==> flow/design.v <==
module two(clk, rst_n, in, valid_in, last_in, out, valid_out, last_out, ready);
	input wire clk, rst_n;
	input wire [32-1:0] in;
	input wire valid_in, last_in;
	output reg [32-1:0] out;
	output reg valid_out, last_out;
	output wire ready;
	reg [32-1:0] buff;
parameter [1:0] IDLE = 2'b00, S0 = 2'b01, S1 = 2'b10, S2 = 2'b11;
	reg [1:0] state;
	reg delay_last;
	wire we;
	wire S0_enable;
	wire S1_enable;
	wire S2_enable;
	wire S0toS1;
	wire S1toS2;
	wire S2toS1, S2toIDLE;
always @(posedge clk) begin
	if (!rst_n) begin
		state <= IDLE;
	end else begin
		case (state)
		IDLE : begin
			if (valid_in) begin
				state <= S0;
			end else begin
				state <= IDLE;
			end
		end
		S0 : begin
			if (S0toS1) begin
				state <= S1;
			end else begin
				state <= S0;
			end
		end
		S1 : begin
			if (S1toS2) begin
				state <= S2;
			end else begin
				state <= S1;
			end
		end
		S2 : begin
			if (S2toIDLE) begin
				state <= IDLE;
			end else if (S2toS1) begin
				state <= S1;
			end else begin
				state <= S2;
			end
		end
		endcase
	end
end
always @(posedge clk) begin
	if (!rst_n) begin
		buff <= 0;
		valid_out <= 0;
		last_out <= 0;
	end else begin
		if (S0_enable) begin
			buff <= in;
			valid_out <= 0;
			last_out <= 0;
		end else if (S1_enable) begin
			out <= (in > buff) ? in : buff;
			valid_out <= 1;
			last_out <= 0;
			buff <= (in > buff) ? buff : in;
		end else if (S2_enable) begin
			out <= buff;
			valid_out <= 1;
			last_out <= (S2toIDLE) ? 1 : 0;
			buff <= (we) ? in : buff;
		end else begin
			valid_out <= 0;
			last_out <= 0;
		end
	end
end
always @(posedge clk) begin
	if (!rst_n) begin
		delay_last <= 0;
	end else begin
		if (last_in) begin
			delay_last <= 1;
		end else if (S2toIDLE) begin
			delay_last <= 0;
		end else begin
			delay_last <= 0;
		end
	end
end
assign ready = (state != IDLE) & valid_in;
assign we = ready;
assign S0_enable = (state == S0) & we;
assign S1_enable = (state == S1) & we;
assign S2_enable = (state == S2);
assign S0toS1 = (state == S0) & we;
assign S1toS2 = (state == S1) & we;
assign S2toS1 = (state == S2) & we & !delay_last;
assign S2toIDLE = (state == S2) & delay_last;
endmodule
module four(clk, rst_n, in, valid_in, last_in, out, valid_out, last_out);
	input wire clk, rst_n;
	input wire [32-1:0] in;
	input wire valid_in, last_in;
	output reg [32-1:0] out;
	output reg valid_out, last_out;
	reg [32-1:0] fifo [4-1:0];
	reg [2-1:0] head;
	reg [1-1:0] tail0, tail1;
parameter [2:0] S0 = 3'b001, S1 = 3'b010, S2 = 3'b011, S3 = 3'b100, S4 = 3'b101;
	reg [2:0] state;
	reg delay_last;
	wire we;	 
	wire S0_enable, S1_enable, S2_enable, S3_enable, S4_enable;
	wire S0toS1;
	wire S1toS2, S1toS3;
	wire S2toS3, S2toS4;
	wire S3toS1, S3toS0;
	wire S4toS1, S4toS0;
	wire [32-1:0] mem0, mem1, mem2, mem3;
always @(posedge clk) begin
	if (!rst_n) begin
		state <= S0;
	end else begin
		case (state)
		S0 : begin
			if (S0toS1) begin
				state <= S1;
			end else begin
				state <= S0;
			end
		end
		S1 : begin
			if (S1toS2) begin
				state <= S2;
			end else if (S1toS3) begin
				state <= S3;
			end else begin
				state <= S1;
			end
		end
		S2 : begin
			if (S2toS3) begin
				state <= S3;
			end else if (S2toS4) begin
				state <= S4;
			end else begin
				state <= S2;
			end
		end
		S3 : begin
			if (S3toS1) begin
				state <= S1;
			end else if (S3toS0) begin
				state <= S0;
			end else begin
				state <= S3;
			end
		end
		S4 : begin
			if (S4toS1) begin
				state <= S1;
			end else if (S4toS0) begin
				state <= S0;
			end else begin
				state <= S4;
			end
		end
		endcase
	end
end
always @(posedge clk) begin
	if (!rst_n) begin
		head <= 0;
		tail0 <= 0;
		tail1 <= 0;
		valid_out <= 0;
		last_out <= 0;
	end else begin
		if (S0_enable) begin
			fifo[head] <= in;
			head <= head + 1;
		end
		else if (S1_enable) begin
			fifo[head] <= (in > fifo[tail0]) ? fifo[tail0] : in;
			out <= (in > fifo[tail0]) ? in : fifo[tail0];
			valid_out <= 1;
			last_out <= 0;
			head <= head + 1;
			tail0 <= (in > fifo[tail0]) ? tail0 : tail0 + 1;
			tail1 <= (in > fifo[tail0]) ? tail1 + 1 : tail1;
		end
		else if (S2_enable) begin
			fifo[head] <= in;
			out <= (fifo[tail1+2] > fifo[tail0]) ? fifo[tail1+2] : fifo[tail0];
			valid_out <= 1;
			last_out <= 0;
			head <= (we) ? head + 1 : head;
			tail0 <= (fifo[tail1+2] > fifo[tail0]) ? tail0 : tail0 + 1;
			tail1 <= (fifo[tail1+2] > fifo[tail0]) ? tail1 + 1 : tail1;
		end
		else if (S3_enable) begin
			fifo[head] <= in;
			out <= fifo[tail0];
			valid_out <= 1;
			last_out <= (S3toS0) ? 1 : 0;
			head <= (we && !delay_last) ? head + 1 : head;
			tail0 <= tail0 + 1;
		end
		else if (S4_enable) begin
			fifo[head] <= in;
			out <= fifo[tail1+2];
			valid_out <= 1;
			last_out <= (S4toS0) ? 1 : 0;
			head <= (we && !delay_last) ? head + 1 : head;
			tail1 <= tail1 + 1;
		end
		else begin
			valid_out <= 0;
			last_out <= 0;
		end
	end
end
always @(posedge clk) begin
	if (!rst_n) begin
		delay_last <= 0;
	end else begin
		if (last_in) begin
			delay_last <= 1;
		end else if (S3toS0 || S4toS0) begin
			delay_last <= 0;
		end else begin
			delay_last <= delay_last;
		end
	end
end
assign we = valid_in;
assign S0_enable = we & (state == S0);
assign S1_enable = (state == S1);
assign S2_enable = (state == S2);
assign S3_enable = (state == S3);
assign S4_enable = (state == S4);
assign S0toS1 = (state == S0) & (head == 1);
assign S1toS2 = (state == S1) & !(in > fifo[tail0]);
assign S1toS3 = (state == S1) & (in > fifo[tail0]) & (tail1 == 1);
assign S2toS3 = (state == S2) & (fifo[tail1+2] > fifo[tail0]) & (tail1 == 1);
assign S2toS4 = (state == S2) & !(fifo[tail1+2] > fifo[tail0]) & (tail0 == 1);
assign S3toS1 = (state == S3) & (tail0 == 1) & !delay_last;
assign S3toS0 = (state == S3) & (tail0 == 1) & delay_last;
assign S4toS1 = (state == S4) & (tail1 == 1) & !delay_last;
assign S4toS0 = (state == S4) & (tail1 == 1) & delay_last;
assign mem0 = fifo[0];
assign mem1 = fifo[1];
assign mem2 = fifo[2];
assign mem3 = fifo[3];
endmodule
module eight(clk, rst_n, in, valid_in, last_in, out, valid_out, last_out);
	input wire clk, rst_n;
	input wire [32-1:0] in;
	input wire valid_in, last_in;
	output reg [32-1:0] out;
	output reg valid_out, last_out;
	reg [32-1:0] fifo [8-1:0];
	reg [3-1:0] head;
	reg [2-1:0] tail0, tail1;
parameter [2:0] S0 = 3'b001, S1 = 3'b010, S2 = 3'b011, S3 = 3'b100, S4 = 3'b101;
	reg [2:0] state;
	reg delay_last;
	wire we;	 
	wire S0_enable, S1_enable, S2_enable, S3_enable, S4_enable;
	wire S0toS1;
	wire S1toS2, S1toS3;
	wire S2toS3, S2toS4;
	wire S3toS1, S3toS0;
	wire S4toS1, S4toS0;
	wire [32-1:0] mem0, mem1, mem2, mem3, mem4, mem5, mem6, mem7;
always @(posedge clk) begin
	if (!rst_n) begin
		state <= S0;
	end else begin
		case (state)
		S0 : begin
			if (S0toS1) begin
				state <= S1;
			end else begin
				state <= S0;
			end
		end
		S1 : begin
			if (S1toS2) begin
				state <= S2;
			end else if (S1toS3) begin
				state <= S3;
			end else begin
				state <= S1;
			end
		end
		S2 : begin
			if (S2toS3) begin
				state <= S3;
			end else if (S2toS4) begin
				state <= S4;
			end else begin
				state <= S2;
			end
		end
		S3 : begin
			if (S3toS1) begin
				state <= S1;
			end else if (S3toS0) begin
				state <= S0;
			end else begin
				state <= S3;
			end
		end
		S4 : begin
			if (S4toS1) begin
				state <= S1;
			end else if (S4toS0) begin
				state <= S0;
			end else begin
				state <= S4;
			end
		end
		endcase
	end
end
always @(posedge clk) begin
	if (!rst_n) begin
		head <= 0;
		tail0 <= 0;
		tail1 <= 0;
		valid_out <= 0;
		last_out <= 0;
	end else begin
		if (S0_enable) begin
			fifo[head] <= in;
			head <= head + 1;
		end
		else if (S1_enable) begin
			fifo[head] <= (in > fifo[tail0]) ? fifo[tail0] : in;
			out <= (in > fifo[tail0]) ? in : fifo[tail0];
			valid_out <= 1;
			last_out <= 0;
			head <= head + 1;
			tail0 <= (in > fifo[tail0]) ? tail0 : tail0 + 1;
			tail1 <= (in > fifo[tail0]) ? tail1 + 1 : tail1;
		end
		else if (S2_enable) begin
			fifo[head] <= in;
			out <= (fifo[tail1+4] > fifo[tail0]) ? fifo[tail1+4] : fifo[tail0];
			valid_out <= 1;
			last_out <= 0;
			head <= (we) ? head + 1 : head;
			tail0 <= (fifo[tail1+4] > fifo[tail0]) ? tail0 : tail0 + 1;
			tail1 <= (fifo[tail1+4] > fifo[tail0]) ? tail1 + 1 : tail1;
		end
		else if (S3_enable) begin
			fifo[head] <= in;
			out <= fifo[tail0];
			valid_out <= 1;
			last_out <= (S3toS0) ? 1 : 0;
			head <= (we && !delay_last) ? head + 1 : head;
			tail0 <= tail0 + 1;
		end
		else if (S4_enable) begin
			fifo[head] <= in;
			out <= fifo[tail1+4];
			valid_out <= 1;
			last_out <= (S4toS0) ? 1 : 0;
			head <= (we && !delay_last) ? head + 1 : head;
			tail1 <= tail1 + 1;
		end
		else begin
			valid_out <= 0;
			last_out <= 0;
		end
	end
end
always @(posedge clk) begin
	if (!rst_n) begin
		delay_last <= 0;
	end else begin
		if (last_in) begin
			delay_last <= 1;
		end else if (S3toS0 || S4toS0) begin
			delay_last <= 0;
		end else begin
			delay_last <= delay_last;
		end
	end
end
assign we = valid_in;
assign S0_enable = we & (state == S0);
assign S1_enable = (state == S1);
assign S2_enable = (state == S2);
assign S3_enable = (state == S3);
assign S4_enable = (state == S4);
assign S0toS1 = (state == S0) & (head == 3);
assign S1toS2 = (state == S1) & !(in > fifo[tail0]);
assign S1toS3 = (state == S1) & (in > fifo[tail0]) & (tail1 == 3);
assign S2toS3 = (state == S2) & (fifo[tail1+4] > fifo[tail0]) & (tail1 == 3);
assign S2toS4 = (state == S2) & !(fifo[tail1+4] > fifo[tail0]) & (tail0 == 3);
assign S3toS1 = (state == S3) & (tail0 == 3) & !delay_last;
assign S3toS0 = (state == S3) & (tail0 == 3) & delay_last;
assign S4toS1 = (state == S4) & (tail1 == 3) & !delay_last;
assign S4toS0 = (state == S4) & (tail1 == 3) & delay_last;
assign mem0 = fifo[0];
assign mem1 = fifo[1];
assign mem2 = fifo[2];
assign mem3 = fifo[3];
assign mem4 = fifo[4];
assign mem5 = fifo[5];
assign mem6 = fifo[6];
assign mem7 = fifo[7];
endmodule
module steen(clk, rst_n, in, valid_in, last_in, out, valid_out, last_out);
	input wire clk, rst_n;
	input wire [32-1:0] in;
	input wire valid_in, last_in;
	output reg [32-1:0] out;
	output reg valid_out, last_out;
	reg [32-1:0] fifo [16-1:0];
	reg [4-1:0] head;
	reg [3-1:0] tail0, tail1;
parameter [2:0] S0 = 3'b001, S1 = 3'b010, S2 = 3'b011, S3 = 3'b100, S4 = 3'b101;
	reg [2:0] state;
	reg delay_last;
	wire we;	 
	wire S0_enable, S1_enable, S2_enable, S3_enable, S4_enable;
	wire S0toS1;
	wire S1toS2, S1toS3;
	wire S2toS3, S2toS4;
	wire S3toS1, S3toS0;
	wire S4toS1, S4toS0;
	wire [32-1:0] mem0, mem1, mem2, mem3, mem4, mem5, mem6, mem7;
always @(posedge clk) begin
	if (!rst_n) begin
		state <= S0;
	end else begin
		case (state)
		S0 : begin
			if (S0toS1) begin
				state <= S1;
			end else begin
				state <= S0;
			end
		end
		S1 : begin
			if (S1toS2) begin
				state <= S2;
			end else if (S1toS3) begin
				state <= S3;
			end else begin
				state <= S1;
			end
		end
		S2 : begin
			if (S2toS3) begin
				state <= S3;
			end else if (S2toS4) begin
				state <= S4;
			end else begin
				state <= S2;
			end
		end
		S3 : begin
			if (S3toS1) begin
				state <= S1;
			end else if (S3toS0) begin
				state <= S0;
			end else begin
				state <= S3;
			end
		end
		S4 : begin
			if (S4toS1) begin
				state <= S1;
			end else if (S4toS0) begin
				state <= S0;
			end else begin
				state <= S4;
			end
		end
		endcase
	end
end
always @(posedge clk) begin
	if (!rst_n) begin
		head <= 0;
		tail0 <= 0;
		tail1 <= 0;
		valid_out <= 0;
		last_out <= 0;
	end else begin
		if (S0_enable) begin
			fifo[head] <= in;
			head <= head + 1;
		end
		else if (S1_enable) begin
			fifo[head] <= (in > fifo[tail0]) ? fifo[tail0] : in;
			out <= (in > fifo[tail0]) ? in : fifo[tail0];
			valid_out <= 1;
			last_out <= 0;
			head <= head + 1;
			tail0 <= (in > fifo[tail0]) ? tail0 : tail0 + 1;
			tail1 <= (in > fifo[tail0]) ? tail1 + 1 : tail1;
		end
		else if (S2_enable) begin
			fifo[head] <= in;
			out <= (fifo[tail1+8] > fifo[tail0]) ? fifo[tail1+8] : fifo[tail0];
			valid_out <= 1;
			last_out <= 0;
			head <= (we) ? head + 1 : head;
			tail0 <= (fifo[tail1+8] > fifo[tail0]) ? tail0 : tail0 + 1;
			tail1 <= (fifo[tail1+8] > fifo[tail0]) ? tail1 + 1 : tail1;
		end
		else if (S3_enable) begin
			fifo[head] <= in;
			out <= fifo[tail0];
			valid_out <= 1;
			last_out <= (S3toS0) ? 1 : 0;
			head <= (we && !delay_last) ? head + 1 : head;
			tail0 <= tail0 + 1;
		end
		else if (S4_enable) begin
			fifo[head] <= in;
			out <= fifo[tail1+8];
			valid_out <= 1;
			last_out <= (S4toS0) ? 1 : 0;
			head <= (we && !delay_last) ? head + 1 : head;
			tail1 <= tail1 + 1;
		end
		else begin
			valid_out <= 0;
			last_out <= 0;
		end
	end
end
always @(posedge clk) begin
	if (!rst_n) begin
		delay_last <= 0;
	end else begin
		if (last_in) begin
			delay_last <= 1;
		end else if (S3toS0 || S4toS0) begin
			delay_last <= 0;
		end else begin
			delay_last <= delay_last;
		end
	end
end
assign we = valid_in;
assign S0_enable = we & (state == S0);
assign S1_enable = (state == S1);
assign S2_enable = (state == S2);
assign S3_enable = (state == S3);
assign S4_enable = (state == S4);
assign S0toS1 = (state == S0) & (head == 7);
assign S1toS2 = (state == S1) & !(in > fifo[tail0]);
assign S1toS3 = (state == S1) & (in > fifo[tail0]) & (tail1 == 7);
assign S2toS3 = (state == S2) & (fifo[tail1+8] > fifo[tail0]) & (tail1 == 7);
assign S2toS4 = (state == S2) & !(fifo[tail1+8] > fifo[tail0]) & (tail0 == 7);
assign S3toS1 = (state == S3) & (tail0 == 7) & !delay_last;
assign S3toS0 = (state == S3) & (tail0 == 7) & delay_last;
assign S4toS1 = (state == S4) & (tail1 == 7) & !delay_last;
assign S4toS0 = (state == S4) & (tail1 == 7) & delay_last;
assign mem0 = fifo[0];
assign mem1 = fifo[1];
assign mem2 = fifo[2];
assign mem3 = fifo[3];
assign mem4 = fifo[4];
assign mem5 = fifo[5];
assign mem6 = fifo[6];
assign mem7 = fifo[7];
endmodule
module thtwo(clk, rst_n, in, valid_in, last_in, out, valid_out, last_out);
	input wire clk, rst_n;
	input wire [32-1:0] in;
	input wire valid_in, last_in;
	output reg [32-1:0] out;
	output reg valid_out, last_out;
	reg [32-1:0] fifo [32-1:0];
	reg [5-1:0] head;
	reg [4-1:0] tail0, tail1;
parameter [2:0] S0 = 3'b001, S1 = 3'b010, S2 = 3'b011, S3 = 3'b100, S4 = 3'b101;
	reg [2:0] state;
	reg delay_last;
	wire we;	 
	wire S0_enable, S1_enable, S2_enable, S3_enable, S4_enable;
	wire S0toS1;
	wire S1toS2, S1toS3;
	wire S2toS3, S2toS4;
	wire S3toS1, S3toS0;
	wire S4toS1, S4toS0;
	wire [32-1:0] mem0, mem1, mem2, mem3, mem4, mem5, mem6, mem7;
always @(posedge clk) begin
	if (!rst_n) begin
		state <= S0;
	end else begin
		case (state)
		S0 : begin
			if (S0toS1) begin
				state <= S1;
			end else begin
				state <= S0;
			end
		end
		S1 : begin
			if (S1toS2) begin
				state <= S2;
			end else if (S1toS3) begin
				state <= S3;
			end else begin
				state <= S1;
			end
		end
		S2 : begin
			if (S2toS3) begin
				state <= S3;
			end else if (S2toS4) begin
				state <= S4;
			end else begin
				state <= S2;
			end
		end
		S3 : begin
			if (S3toS1) begin
				state <= S1;
			end else if (S3toS0) begin
				state <= S0;
			end else begin
				state <= S3;
			end
		end
		S4 : begin
			if (S4toS1) begin
				state <= S1;
			end else if (S4toS0) begin
				state <= S0;
			end else begin
				state <= S4;
			end
		end
		endcase
	end
end
always @(posedge clk) begin
	if (!rst_n) begin
		head <= 0;
		tail0 <= 0;
		tail1 <= 0;
		valid_out <= 0;
		last_out <= 0;
	end else begin
		if (S0_enable) begin
			fifo[head] <= in;
			head <= head + 1;
		end
		else if (S1_enable) begin
			fifo[head] <= (in > fifo[tail0]) ? fifo[tail0] : in;
			out <= (in > fifo[tail0]) ? in : fifo[tail0];
			valid_out <= 1;
			last_out <= 0;
			head <= head + 1;
			tail0 <= (in > fifo[tail0]) ? tail0 : tail0 + 1;
			tail1 <= (in > fifo[tail0]) ? tail1 + 1 : tail1;
		end
		else if (S2_enable) begin
			fifo[head] <= in;
			out <= (fifo[tail1+16] > fifo[tail0]) ? fifo[tail1+16] : fifo[tail0];
			valid_out <= 1;
			last_out <= 0;
			head <= (we) ? head + 1 : head;
			tail0 <= (fifo[tail1+16] > fifo[tail0]) ? tail0 : tail0 + 1;
			tail1 <= (fifo[tail1+16] > fifo[tail0]) ? tail1 + 1 : tail1;
		end
		else if (S3_enable) begin
			fifo[head] <= in;
			out <= fifo[tail0];
			valid_out <= 1;
			last_out <= (S3toS0) ? 1 : 0;
			head <= (we && !delay_last) ? head + 1 : head;
			tail0 <= tail0 + 1;
		end
		else if (S4_enable) begin
			fifo[head] <= in;
			out <= fifo[tail1+16];
			valid_out <= 1;
			last_out <= (S4toS0) ? 1 : 0;
			head <= (we && !delay_last) ? head + 1 : head;
			tail1 <= tail1 + 1;
		end
		else begin
			valid_out <= 0;
			last_out <= 0;
		end
	end
end
always @(posedge clk) begin
	if (!rst_n) begin
		delay_last <= 0;
	end else begin
		if (last_in) begin
			delay_last <= 1;
		end else if (S3toS0 || S4toS0) begin
			delay_last <= 0;
		end else begin
			delay_last <= delay_last;
		end
	end
end
assign we = valid_in;
assign S0_enable = we & (state == S0);
assign S1_enable = (state == S1);
assign S2_enable = (state == S2);
assign S3_enable = (state == S3);
assign S4_enable = (state == S4);
assign S0toS1 = (state == S0) & (head == 15);
assign S1toS2 = (state == S1) & !(in > fifo[tail0]);
assign S1toS3 = (state == S1) & (in > fifo[tail0]) & (tail1 == 15);
assign S2toS3 = (state == S2) & (fifo[tail1+16] > fifo[tail0]) & (tail1 == 15);
assign S2toS4 = (state == S2) & !(fifo[tail1+16] > fifo[tail0]) & (tail0 == 15);
assign S3toS1 = (state == S3) & (tail0 == 15) & !delay_last;
assign S3toS0 = (state == S3) & (tail0 == 15) & delay_last;
assign S4toS1 = (state == S4) & (tail1 == 15) & !delay_last;
assign S4toS0 = (state == S4) & (tail1 == 15) & delay_last;
assign mem0 = fifo[0];
assign mem1 = fifo[1];
assign mem2 = fifo[2];
assign mem3 = fifo[3];
assign mem4 = fifo[4];
assign mem5 = fifo[5];
assign mem6 = fifo[6];
assign mem7 = fifo[7];
endmodule
module top(clk, rst_n, in, valid_in, last_in, out, valid_out, last_out, ready);
	input wire clk, rst_n;
	input wire [32-1:0] in;
	input wire valid_in, last_in;
	output wire [32-1:0] out;
	output wire valid_out, last_out;
	output wire ready;
	wire [32-1:0] out0, out1, out2, out3;
	wire valid_out0, valid_out1, valid_out2, valid_out3;
	wire last_out0, last_out1, last_out2, last_out3;
two tw0(.clk(clk), .rst_n(rst_n), .in(in), .valid_in(valid_in), .last_in(last_in), .out(out0), .valid_out(valid_out0), .last_out(last_out0), .ready(ready));
four f0(.clk(clk), .rst_n(rst_n), .in(out0), .valid_in(valid_out0), .last_in(last_out0), .out(out1), .valid_out(valid_out1), .last_out(last_out1));
eight e0(.clk(clk), .rst_n(rst_n), .in(out1), .valid_in(valid_out1), .last_in(last_out1), .out(out2), .valid_out(valid_out2), .last_out(last_out2));
steen s0(.clk(clk), .rst_n(rst_n), .in(out2), .valid_in(valid_out2), .last_in(last_out2), .out(out3), .valid_out(valid_out3), .last_out(last_out3));
thtwo t0(.clk(clk), .rst_n(rst_n), .in(out3), .valid_in(valid_out3), .last_in(last_out3), .out(out), .valid_out(valid_out), .last_out(last_out));
endmodule
Tool chain data of top

Module top before and after one edit of its RTL, step after step.
"original" refers to lines of the RTL above, "edited" to lines of the edited file.
"change": "edited" minus "original" as printed here. "rel. change": 100 x difference / "original".
Operators carry their Yosys type and port widths (W data, S select, Z words).
Cell names lack the library's common part.
The mark n/a stands for no value.

Top: top
Clock: clk
Cell library: sky130hd
Timing corner: tt_025C_1v80

Diff

The edit as a unified diff against the file above.
The edit is scripted: it alters the design's behaviour and was not made to optimise anything.

```diff
@@ -586,5 +586,5 @@
 	output reg [32-1:0] out;
 	output reg valid_out, last_out;
-	reg [32-1:0] fifo [32-1:0];
+	reg [32/2-1:0] fifo [32-1:0];
 	reg [5-1:0] head;
 	reg [4-1:0] tail0, tail1;
```

After elaboration

Counts by Yosys on the flattened word-level netlist (proc, flatten, opt, wreduce; memories kept). Print and check cells are left out. Cells with the same type and inputs are merged into one.
Memory sizes are those after Yosys's memory passes, which may raise the word count (mostly to a power of two), join words into wider ones and drop unused or constant bits.

Storage and ports:

| element                         | original | edited | change | rel. change (%) |
| elaborated cells                | 670      | 670    | 0      | 0.00 |
| input bits                      | 36       | 36     | 0      | 0.00 |
| memory cells                    | 4        | 4      | 0      | 0.00 |
| register bits                   | 255      | 255    | 0      | 0.00 |
| RAM bits                        | 1,920    | 1,408  | -512   | -26.67 |
| word width x clocked read ports | 128      | 112    | -16    | -12.50 |
| output and inout port bits      | 35       | 35     | 0      | 0.00 |

Memory list:

| element                                 | original                                                                                             | edited |
| words x width with read and write ports | t0.fifo 32 x 32 bit 2R1W; s0.fifo 16 x 32 bit 2R1W; e0.fifo 8 x 32 bit 2R1W; f0.fifo 4 x 32 bit 2R1W | s0.fifo 16 x 32 bit 2R1W; t0.fifo 32 x 16 bit 2R1W; e0.fifo 8 x 32 bit 2R1W; f0.fifo 4 x 32 bit 2R1W |

Cells by class:

| element                       | original | edited | change | rel. change (%) |
| add/subtract/negate cells     | 16       | 16     | 0      | 0.00 |
| bitwise operators             | 89       | 89     | 0      | 0.00 |
| multiplexer cells             | 386      | 386    | 0      | 0.00 |
| equality and inequality tests | 58       | 58     | 0      | 0.00 |
| reduce/logical cells          | 70       | 70     | 0      | 0.00 |
| $lt $le $gt $ge               | 9        | 9      | 0      | 0.00 |

Operator list:

| cell                 | original | edited | change | rel. change (%) |
| $mux W32             | 132      | 106    | -26    | -19.70 |
| $mux W16             | 0        | 26     | +26    | n/a |
| $gt A32 B32 Y1       | 9        | 7      | -2     | -22.22 |
| $gt A16 B16 Y1       | 0        | 1      | +1     | n/a |
| $gt A32 B16 Y1       | 0        | 1      | +1     | n/a |
| $mux W1              | 144      | 144    | 0      | 0.00 |
| $and A1 B1 Y1        | 66       | 66     | 0      | 0.00 |
| $mux W3              | 52       | 52     | 0      | 0.00 |
| $mux W2              | 26       | 26     | 0      | 0.00 |
| $mux W4              | 20       | 20     | 0      | 0.00 |
| $or A1 B1 Y1         | 16       | 16     | 0      | 0.00 |
| $logic_not A1 Y1     | 13       | 13     | 0      | 0.00 |
| $eq A3 B3 Y1 const B | 10       | 10     | 0      | 0.00 |
| $reduce_bool A3 Y1   | 10       | 10     | 0      | 0.00 |
| $eq A3 B2 Y1 const B | 9        | 9      | 0      | 0.00 |
| $ne A2 B2 Y1 const B | 8        | 8      | 0      | 0.00 |
| $ne A3 B2 Y1 const B | 8        | 8      | 0      | 0.00 |
| $reduce_bool A5 Y1   | 8        | 8      | 0      | 0.00 |
| $mux W5              | 7        | 7      | 0      | 0.00 |
| $not A1 Y1           | 7        | 7      | 0      | 0.00 |
| $reduce_and A3 Y1    | 6        | 6      | 0      | 0.00 |
| $reduce_bool A2 Y1   | 6        | 6      | 0      | 0.00 |
| $eq A2 B2 Y1 const B | 4        | 4      | 0      | 0.00 |
| $eq A3 B1 Y1 const B | 4        | 4      | 0      | 0.00 |
| $logic_and A1 B1 Y1  | 4        | 4      | 0      | 0.00 |
| $logic_or A1 B1 Y1   | 4        | 4      | 0      | 0.00 |
| $ne A3 B1 Y1 const B | 4        | 4      | 0      | 0.00 |
| $ne A4 B2 Y1 const B | 4        | 4      | 0      | 0.00 |

The list need not be complete.

Logic depth

Yosys ltp: most cells in a row. Word level: on the elaborated netlist, between registers, memories and ports. Mapped: between sequential cells and ports; inverters and the memories' decode and read muxes count.

Logic depth:

| element                      | original | edited | change | rel. change (%) |
| depth after elaboration      | 9        | 9      | 0      | 0.00 |
| ABC_AREA                     | 0        | 0      | n/a    | n/a |
| depth in mapped cells        | 16       | 16     | 0      | 0.00 |
| depth with buffers taken out | 12       | 12     | 0      | 0.00 |

Synthesis result

Source: synth_stat.txt of the flow (Yosys; design flattened, memories mapped). It holds for the ABC_AREA given above (unset counts as 0); a run with the other value may have another netlist.

Cells by type:

| cell     | original | edited | change | rel. change (%) |
| edfxtp_1 | 2,080    | 1,568  | -512   | -24.62 |
| mux4_2   | 512      | 352    | -160   | -31.25 |
| nor2_1   | 140      | 248    | +108   | +77.14 |
| o21ai_0  | 221      | 151    | -70    | -31.67 |
| mux2_4   | 60       | 0      | -60    | -100.00 |
| a21oi_1  | 145      | 203    | +58    | +40.00 |
| mux2_1   | 0        | 52     | +52    | n/a |
| mux2i_1  | 185      | 137    | -48    | -25.95 |
| nor2b_1  | 63       | 20     | -43    | -68.25 |
| ha_1     | 311      | 279    | -32    | -10.29 |
| nand2_1  | 234      | 203    | -31    | -13.25 |
| nand3_1  | 51       | 81     | +30    | +58.82 |
| clkbuf_1 | 160      | 133    | -27    | -16.88 |
| o221ai_1 | 4        | 31     | +27    | +675.00 |
| mux2_2   | 133      | 108    | -25    | -18.80 |
| buf_1    | 23       | 38     | +15    | +65.22 |
| buf_2    | 53       | 42     | -11    | -20.75 |
| inv_1    | 166      | 156    | -10    | -6.02 |

The list need not be complete.

Synthesis totals:

| element                             | original | edited   | change    | rel. change (%) |
| mapped area (sq um)                 | 93,861.3 | 73,271.5 | -20,589.8 | -21.94 |
| cell count                          | 5,194    | 4,409    | -785      | -15.11 |
| sequential part of the area (sq um) | 64,722.1 | 49,347.3 | -15,374.8 | -23.76 |
| buffers                             | 254      | 218      | -36       | -14.17 |
| flip-flop cells                     | 2,193    | 1,681    | -512      | -23.35 |

By module: a second synthesis without flattening, with its own total; a netlist apart from the flattened one above.

Second synthesis, totals:

| element                              | original | edited   | change    | rel. change (%) |
| cells (unflattened synthesis)        | 5,250    | 4,314    | -936      | -17.83 |
| area (unflattened synthesis) (sq um) | 94,919.8 | 74,417.6 | -20,502.2 | -21.60 |

Each row is one instance without its submodules.

Modules, original:

| module | area (sq um) | seq. area (sq um) | times used | cells |
| thtwo  | 43,471.7     | 32,210.9          | 1          | 1,976 |
| steen  | 24,233.2     | 16,756.1          | 1          | 1,333 |
| eight  | 14,014.7     | 8,988.6           | 1          | 895 |
| four   | 9,547.9      | 5,064.9           | 1          | 701 |
| two    | 3,652.3      | 1,701.6           | 1          | 345 |
| top    | 0.0          | 0.0               | 1          | 0 |

Modules, edited:

| module | area (sq um) | seq. area (sq um) | times used | cells |
| steen  | 24,489.7     | 16,756.1          | 1          | 1,339 |
| thtwo  | 23,064.6     | 16,836.1          | 1          | 1,149 |
| eight  | 13,663.1     | 8,988.6           | 1          | 780 |
| four   | 9,547.9      | 5,064.9           | 1          | 701 |
| two    | 3,652.3      | 1,701.6           | 1          | 345 |
| top    | 0.0          | 0.0               | 1          | 0 |

Path before layout

OpenSTA on the mapped netlist: ideal clock, no wires. The path of least setup slack (recovery checks aside). Input and output delay are each 20% of the period. Register names are those of the netlist, which keeps one name where synthesis merged equal registers.

Timing path post-synthesis:

| element                             | original               | edited                  | change | rel. change (%) |
| path kind                           | flip-flop to flip-flop | input port to flip-flop | n/a    | n/a |
| start point                         | reg (name not given)   | in rst_n                | n/a    | n/a |
| end point                           | mem t0.fifo[0][31]     | mem s0.fifo[0][0]       | n/a    | n/a |
| clock period (ns)                   | 8.0                    | 8.0                     | 0.0    | 0.00 |
| slack (ns)                          | 2.157                  | 2.310                   | +0.153 | n/a |
| library setup time (ns)             | 0.454                  | 0.502                   | +0.048 | n/a |
| stages                              | 16                     | 3                       | -13    | -81.25 |
| data arrival time (ns)              | 5.389                  | 5.189                   | -0.200 | -3.71 |
| required time (ns)                  | 7.546                  | 7.498                   | -0.048 | -0.64 |
| delay of the path (ns)              | 5.843                  | 4.091                   | -1.752 | -29.98 |
| input delay (ns)                    | n/a                    | 1.600                   | n/a    | n/a |
| buffers on the path                 | 4                      | 1                       | -3     | -75.00 |
| launch time at the first pin (ns)   | 0.000                  | 1.600                   | +1.600 | n/a |
| period reached after synthesis (ns) | 5.843                  | 5.69                    | -0.153 | -2.62 |

"delay of the path" is the arrival time less input delay plus setup time.
"stages" counts driving pins, that of a launching flip-flop among them; a cell with two outputs on the path counts twice.
"period reached after synthesis" is the clock period less the worst setup slack; recovery checks do not enter. This is arithmetic on one report: input and output delays are still those of the set period (20% each).
The rows between start and end are the longest chain of elaborated cells between them; the timing report does not say that the signal goes this way. Where chains are equally long, one stands for them.
A line is the first line of the expression or statement that the cell stems from. Yosys adds cells for indexed reads and writes and turns some case tables into memories.

On the way, post-synthesis, original:
Cells stage by stage: dfxtp_1 buf_2 buf_1 mux4_2 mux4_2 inv_1 ha_1 and4_1 and4bb_1 a211o_1 o22ai_1 o21ai_1 or2_2 buf_2 clkbuf_1 o21ai_0

Ends and longest elaborated chain, post-synthesis, original:

| element   | line | text |
| to (decl) | 588  | `reg [32-1:0] fifo [32-1:0];` |

original: No chain of elaborated cells between the ends is given.
edited: The path ends at the enable pin of a flip-flop; only ways to that pin are counted.

On the way, post-synthesis, edited:
Cells stage by stage: clkbuf_1 o21ai_1 nor4_1
Cells in the longest elaborated chain: 5
Elaborated cells between the ends (all ways): 9
Source lines of those cells: 1
Classes of those cells: mux (5); logic (4)

Ends and longest elaborated chain, post-synthesis, edited:

| element                   | line | text |
| from (decl)               | 743  | `input wire clk, rst_n;` |
| $mux W1                   | 494  | `if (!rst_n) begin` |
| $or A1 B1 Y1 (4 in a row) | n/a  |  |
| to (decl)                 | 428  | `reg [32-1:0] fifo [16-1:0];` |

Worst path after layout

From the final timing report of each run of pair 1: the path of least setup slack in the routed layout; clock arrival at registers is part of the times.

Timing path post-layout:

| element                           | original               | edited                 | change | rel. change (%) |
| path kind                         | flip-flop to flip-flop | flip-flop to flip-flop | n/a    | n/a |
| start point                       | reg (name not given)   | reg (name not given)   | n/a    | n/a |
| end point                         | mem t0.fifo[3][30]     | mem s0.fifo[11][22]    | n/a    | n/a |
| stages                            | 14                     | 15                     | +1     | +7.14 |
| buffers on the path               | 2                      | 2                      | 0      | 0.00 |
| library setup time (ns)           | 0.16                   | 0.32                   | +0.16  | n/a |
| launch time at the first pin (ns) | 0.88                   | 0.81                   | -0.07  | -7.95 |
| slack (ns)                        | 0.53                   | 0.52                   | -0.01  | n/a |
| clock period (ns)                 | 6.17                   | 6.17                   | 0.00   | 0.00 |
| required time (ns)                | 6.89                   | 6.66                   | -0.23  | -3.34 |
| data arrival time (ns)            | 6.37                   | 6.14                   | -0.23  | -3.61 |

On the way, post-layout, original:
Cells stage by stage: dfxtp_4 buf_4 mux4_2 mux4_2 inv_1 ha_1 nand4_1 and4bb_1 nor2b_1 o31a_1 o21ai_1 or2_2 o21ai_1 buf_4

Ends and longest elaborated chain, post-layout, original:

| element   | line | text |
| to (decl) | 588  | `reg [32-1:0] fifo [32-1:0];` |

original: No chain of elaborated cells between the ends is given.

On the way, post-layout, edited:
Cells stage by stage: dfxtp_4 buf_4 mux4_2 mux2_2 inv_1 ha_1 nand4_1 nor4_2 nand3_1 o311a_1 a21oi_1 nand2_2 and4_2 buf_4 mux2_1

Ends and longest elaborated chain, post-layout, edited:

| element   | line | text |
| to (decl) | 428  | `reg [32-1:0] fifo [16-1:0];` |

edited: No chain of elaborated cells between the ends is given.

Layout results

Both versions went through the flow (Yosys, OpenROAD) with the same settings in each pair. Constraints: input delay and output delay 20% of the set period each, output load 0.01 pF.

Settings, pair 1:
CORE_UTILIZATION: 40
period_ns: 6.17
CAP_MARGIN: 20
CORE_MARGIN: 2
SLEW_MARGIN: 20

Measured results, pair 1:

| element                                        | original  | edited    | change    | rel. change (%) |
| smallest setup slack (ns)                      | 0.527     | 0.517     | -0.010    | n/a |
| total die area (sq um)                         | 238,544.0 | 186,620.0 | -51,924.0 | -21.77 |
| cell area after synthesis (sq um)              | 93,861.3  | 73,271.5  | -20,589.8 | -21.94 |
| standard-cell area of the final layout (sq um) | 107,581.0 | 83,475.1  | -24,105.9 | -22.41 |
| worst-case hold slack (ns)                     | 0.470     | 0.469     | -0.001    | n/a |
| utilization in the final report (%)            | 46.2      | 45.7      | -0.5      | n/a |
| setup total negative slack (ns)                | 0.000     | 0.000     | 0.000     | n/a |
| total power of the final layout (mW)           | 30.908    | 23.782    | -7.126    | -23.06 |
| period achieved (ns)                           | 5.643     | 5.653     | +0.010    | +0.18 |

Settings, pair 2:
CAP_MARGIN: 30
CORE_ASPECT_RATIO: 1.03
CORE_MARGIN: 2
CORE_UTILIZATION: 43
CTS_CLUSTER_DIAMETER: 112
MAX_ROUTING_LAYER: met5
PLACE_DENSITY_LB_ADDON: 0.28
SETUP_SLACK_MARGIN: 1.21
period_ns: 5.64
SLEW_MARGIN: 20

Measured results, pair 2:

| element                                        | original  | edited    | change    | rel. change (%) |
| smallest setup slack (ns)                      | 0.781     | 1.327     | +0.546    | n/a |
| total die area (sq um)                         | 222,036.0 | 173,718.0 | -48,318.0 | -21.76 |
| cell area after synthesis (sq um)              | 93,861.3  | 73,271.5  | -20,589.8 | -21.94 |
| standard-cell area of the final layout (sq um) | 112,082.0 | 84,934.0  | -27,148.0 | -24.22 |
| worst-case hold slack (ns)                     | 0.468     | 0.475     | +0.007    | n/a |
| utilization in the final report (%)            | 51.5      | 50.2      | -1.3      | n/a |
| setup total negative slack (ns)                | 0.000     | 0.000     | 0.000     | n/a |
| total power of the final layout (mW)           | 33.895    | 25.837    | -8.058    | -23.77 |
| period achieved (ns)                           | 4.859     | 4.313     | -0.546    | -11.24 |

"period achieved" = clock period - worst setup slack. The figure is calculated, with input and output delays left at 20% of the set period.
By "total power of the final layout" is meant OpenSTA's value without simulated activity: inputs other than the clock are taken to toggle once in ten clock periods, and the tool carries that through the logic.
